==> flow/design.v <==
`timescale 1ns / 10ps
module fir(
    input clk,                               
    input signed [15:0] noisy_signal,        
    output signed [15:0] filtered_signal     
);
    integer i, j;
    localparam [143:0] COEFFS = {16'h04F6,    
                                 16'h0AE4,    
                                 16'h1089,    
                                 16'h1469,    
                                 16'h160F,    
                                 16'h1496,    
                                 16'h1089,    
                                 16'h0AE4,    
                                 16'h04F6};   
    reg signed [15:0] delayed_signal [0:8];
    reg signed [31:0] prod  [0:8];
    reg signed [32:0] sum_0 [0:4];
    reg signed [33:0] sum_1 [0:2];
    reg signed [34:0] sum_2 [0:1];
    reg signed [35:0] sum_3;
    always @(posedge clk) begin
        delayed_signal[0] <= noisy_signal;
        for (i = 1; i <= 8; i = i + 1) begin
            delayed_signal[i] <= delayed_signal[i - 1];
        end
    end
    always @(posedge clk) begin
        for (j = 0; j <= 8; j = j + 1) begin
            prod[j] <= delayed_signal[j] * $signed(COEFFS[16*j +: 16]);
        end
    end
    always @(posedge clk) begin
        sum_0[0] <= prod[0] + prod[1];
        sum_0[1] <= prod[2] + prod[3];
        sum_0[2] <= prod[4] + prod[5];
        sum_0[3] <= prod[6] + prod[7];
        sum_0[4] <= prod[8];
    end
    always @(posedge clk) begin
        sum_1[0] <= sum_0[0] + sum_0[1];
        sum_1[1] <= sum_0[2] + sum_0[3];
        sum_1[2] <= sum_0[4];
    end
    always @(posedge clk) begin
        sum_2[0] <= sum_1[0] + sum_1[1];
        sum_2[1] <= sum_1[2];
    end
    always @(posedge clk) begin
        sum_3 <= sum_2[0] + sum_2[1];
    end
    assign filtered_signal = $signed(sum_3[35:14]);
endmodule
# Step by step through the tools: fir
# What the tools print for fir, step after step.
# Lines are those of the file above, counted from 1.
# Library cell names are shortened.
# Not given: -
# design
design	fir
clk_port	clk
lib	sky130hd
pvt_corner	tt_025C_1v80

# Elaborated design
# Source: Yosys, flattened and elaborated. Widths are those after wreduce; folded enables and synchronous resets count as part of the registers. Registers that Yosys merges into a memory's read port (data or address) are not register bits. Print and check cells do not count. Equal cells are merged and count once.
# word_totals
regBits	722
# op_classes
multipliers	9
addsub	8
# ops
op	n
16-bit by 14-bit multiplier with 30-bit output with constant B	4
16-bit by 11-bit multiplier with 27-bit output with constant B	4
16-bit by 13-bit multiplier with 29-bit output with constant B	1
30-bit adder	5
28-bit by 29-bit adder with 30-bit output	1
30-bit by 28-bit adder with 30-bit output	1
30-bit by 29-bit adder with 30-bit output	1

# Logic depth
# Depth = most cells in a row (Yosys ltp): at word level without a register or memory, in the mapped netlist without a sequential cell, where the memories' decode and read muxes count.
# depth
depth_word	1
abc_area	0
mapped_depth	23

# Mapped cells and area
# Yosys stat after the flow's synthesis: flattened, memories mapped to cells. It holds for the ABC_AREA given above (unset counts as 0); a run with the other value may have another netlist.
# synth_totals
area_um2	56091.3
cell_count	5754
sequential_area_um2	13673.1
flip_flops	683
# types
type	n	area_total_um2
dfxtp_1	683	1.37E+04
ha_1	991	1.24E+04
fa_1	513	1.03E+04
inv_1	1191	4.47E+03
xnor2_1	311	2.72E+03
a21oi_1	333	1.67E+03
a21o_1	209	1.57E+03
xor2_1	131	1147.35
nor2_1	260	975.936
o21ai_0	144	720.691
nand2_1	167	626.851
o21bai_1	61	457.939
o21a_1	50	375.36
nor3_1	73	365.35
nand3_1	65	325.312
nand2b_1	45	281.52
nor2b_1	38	237.728
a211oi_1	30	225.216
# Not listed: further types 73, cells in them 459.

# Path before layout
# Path of least setup slack by OpenSTA after synthesis, without wires, with an ideal clock, recovery checks aside; 20% of the period is set as input and as output delay. Where synthesis merged equal registers, the netlist keeps one of their names.
# synth_path
path_kind	reg2reg
from	register delayed_signal[4][15]
to	register prod[4][28]
path_stages	20
required_ns	5.905
setup_ns	0.095
delay_ns	5.843
launch_ns	0.000
arrival_time_ns	5.748
tclk_ns	6.0
slack_ns	0.157
period_less_setup_slack_ns	5.843
# "delay_ns" = arrival - input delay + setup time.
# "path_stages": output pins that drive a net of the path, with the launching flip-flop's if there is one; two outputs of one cell count as two.
# "period_less_setup_slack_ns" = period - worst setup slack (recovery checks aside). The figure is calculated, with input and output delays left at 20% of the set period.
# Between the ends stands the longest chain of elaborated cells between them, by number of cells; it is not shown to be the way that was timed. Of several equally long chains one is given.
# Each line given opens the expression or statement behind the cell; cells for indexed reads and writes are added by Yosys, which also makes memories of some case tables.
# synth_via
path_cell_list	dfxtp_1 inv_1 fa_1 inv_1 ha_1 fa_1 fa_1 inv_1 fa_1 inv_1 ha_1 a21o_1 a21o_1 a21oi_1 o21ai_0 a311oi_2 a21boi_1 o31ai_2 or4b_1 o311ai_1
elab_chain_cells	1
cells_between	1
cone_classes	mul (1)
# synth_rtl
element	line_no	rtl
start, declared	17	reg signed [15:0] delayed_signal [0:8];
start, assigned	26	delayed_signal[i] <= delayed_signal[i - 1];
16-bit by 14-bit multiplier with 30-bit output	31	prod[j] <= delayed_signal[j] * $signed(COEFFS[16*j +: 16]);
end, assigned	31
end, declared	18	reg signed [31:0] prod  [0:8];

# Path in the finished layout
# From the final timing report of job 1: the path of least setup slack in the routed layout; clock arrival at registers is part of the times.
# layout_path
path_kind	reg2reg
from	register delayed_signal[0][6]
to	register prod[0][27]
arrival_time_ns	6.28
slack_ns	0.33
tclk_ns	6.0
launch_ns	0.69
path_stages	20
required_ns	6.61
setup_ns	0.07
# Between the ends stands the longest chain of elaborated cells between them, by number of cells; it is not shown to be the way that was timed. Of several equally long chains one is given.
# layout_via
path_cell_list	dfxtp_1 ha_1 fa_1 inv_1 fa_1 inv_1 fa_1 inv_1 fa_1 inv_1 ha_1 and3_1 and3_1 o311ai_0 a31oi_1 a31oi_1 o21ai_1 a21o_1 o311ai_2 xnor2_1
elab_chain_cells	1
cells_between	1
cone_classes	mul (1)
# layout_rtl
element	line_no	rtl
start, declared	17	reg signed [15:0] delayed_signal [0:8];
start, assigned	24	delayed_signal[0] <= noisy_signal;
16-bit by 11-bit multiplier with 27-bit output	31	prod[j] <= delayed_signal[j] * $signed(COEFFS[16*j +: 16]);
end, assigned	31
end, declared	18	reg signed [31:0] prod  [0:8];

Ticket comment

Measured results for fir: 3 stored runs of the Yosys and OpenROAD flow on sky130hd. The settings differ; the order carries no meaning. The constraints put input and output delay at 20% of the set period each and load the outputs with 0.01 pF.
By "achievedPeriod_ns" is meant the clock period of the run minus its worst setup slack. This is arithmetic on one report: input and output delays are still those of the set period (20% each).
By "worst_path_ns" is meant the share of the clock period that the worst setup path is allowed (20% is reserved at inputs, 20% at outputs), minus its slack. Clock arrival times at its registers enter into it.

Job 1, flow files:
==> flow/run.sh <==
#!/bin/bash
# the make line also repeats the synthesis and layout settings of config.mk as NAME=value (left out here)
make -C /OpenROAD-flow-scripts/flow DESIGN_CONFIG=/design/flow/config.mk WORK_HOME=/design/flow/orfs CLKGATE_MAP_FILE= finish
==> flow/config.mk <==
export PLATFORM = sky130hd
export DESIGN_NAME = fir
export DESIGN_NICKNAME = fir
export VERILOG_FILES = /design/flow/design.v
export SDC_FILE = /design/flow/constraint.sdc
export NUM_CORES = 4
export LEC_CHECK = 0
export CAP_MARGIN = 20
export CORE_MARGIN = 6
export CORE_UTILIZATION = 40
export MIN_ROUTING_LAYER = met1
export PLACE_DENSITY_LB_ADDON = 0.02
export SLEW_MARGIN = 20
==> flow/constraint.sdc <==
create_clock -name core_clock -period 6.0 [get_ports {clk}]
set_input_delay 1.2000 -clock core_clock [delete_from_list [all_inputs] [get_ports {clk}]]
set_output_delay 1.2000 -clock core_clock [all_outputs]
set_load 0.01 [all_outputs]

==> results of job 1, as CSV <==
result,value
tns_ns,0.000
achievedPeriod_ns,5.665
total_die_area_um2,149359.0
final_setup_ws_ns,0.335
worst_path_ns,5.67
worstPathKind,"reg2reg"
yosys_chip_area_um2,56091.3
layout_utilization_frac,0.449
final_stdcell_area_um2,62142.1

Job 2, flow files:
==> flow/run.sh <==
#!/bin/bash
# the make line also repeats the synthesis and layout settings of config.mk as NAME=value (left out here)
make -C /OpenROAD-flow-scripts/flow DESIGN_CONFIG=/design/flow/config.mk WORK_HOME=/design/flow/orfs CLKGATE_MAP_FILE= finish
==> flow/config.mk <==
export PLATFORM = sky130hd
export DESIGN_NAME = fir
export DESIGN_NICKNAME = fir
export VERILOG_FILES = /design/flow/design.v
export SDC_FILE = /design/flow/constraint.sdc
export NUM_CORES = 4
export LEC_CHECK = 0
export CAP_MARGIN = 20
export CORE_MARGIN = 2
export CORE_UTILIZATION = 40
export SLEW_MARGIN = 20
==> flow/constraint.sdc <==
create_clock -name core_clock -period 3.64 [get_ports {clk}]
set_input_delay 0.7280 -clock core_clock [delete_from_list [all_inputs] [get_ports {clk}]]
set_output_delay 0.7280 -clock core_clock [all_outputs]
set_load 0.01 [all_outputs]

==> results of job 2, as CSV <==
result,value
tns_ns,-89.121
achievedPeriod_ns,5.139
total_die_area_um2,143240.0
final_setup_ws_ns,-1.499
worst_path_ns,5.14
worstPathKind,"reg2reg"
yosys_chip_area_um2,56091.3
layout_utilization_frac,0.528
final_stdcell_area_um2,73545.5

Job 3, flow files:
==> flow/run.sh <==
#!/bin/bash
# the make line also repeats the synthesis and layout settings of config.mk as NAME=value (left out here)
make -C /OpenROAD-flow-scripts/flow DESIGN_CONFIG=/design/flow/config.mk WORK_HOME=/design/flow/orfs CLKGATE_MAP_FILE= finish
==> flow/config.mk <==
export PLATFORM = sky130hd
export DESIGN_NAME = fir
export DESIGN_NICKNAME = fir
export VERILOG_FILES = /design/flow/design.v
export SDC_FILE = /design/flow/constraint.sdc
export NUM_CORES = 4
export LEC_CHECK = 0
export ABC_AREA = 1
export CAP_MARGIN = 0
export CORE_MARGIN = 10
export CORE_UTILIZATION = 18
export CTS_CLUSTER_DIAMETER = 341
export GPL_ROUTABILITY_DRIVEN = 1
export GPL_TIMING_DRIVEN = 0
export MAX_ROUTING_LAYER = met5
export PLACE_DENSITY = 0.46
export SETUP_SLACK_MARGIN = 0.88
export SLEW_MARGIN = 20
==> flow/constraint.sdc <==
create_clock -name core_clock -period 3.42 [get_ports {clk}]
set_input_delay 0.6840 -clock core_clock [delete_from_list [all_inputs] [get_ports {clk}]]
set_output_delay 0.6840 -clock core_clock [all_outputs]
set_load 0.01 [all_outputs]

==> results of job 3, as CSV <==
result,value
tns_ns,-59.951
achievedPeriod_ns,4.279
total_die_area_um2,390456.0
final_setup_ws_ns,-0.859
worst_path_ns,4.28
worstPathKind,"reg2reg"
yosys_chip_area_um2,65855.7
layout_utilization_frac,0.238
final_stdcell_area_um2,86758.2
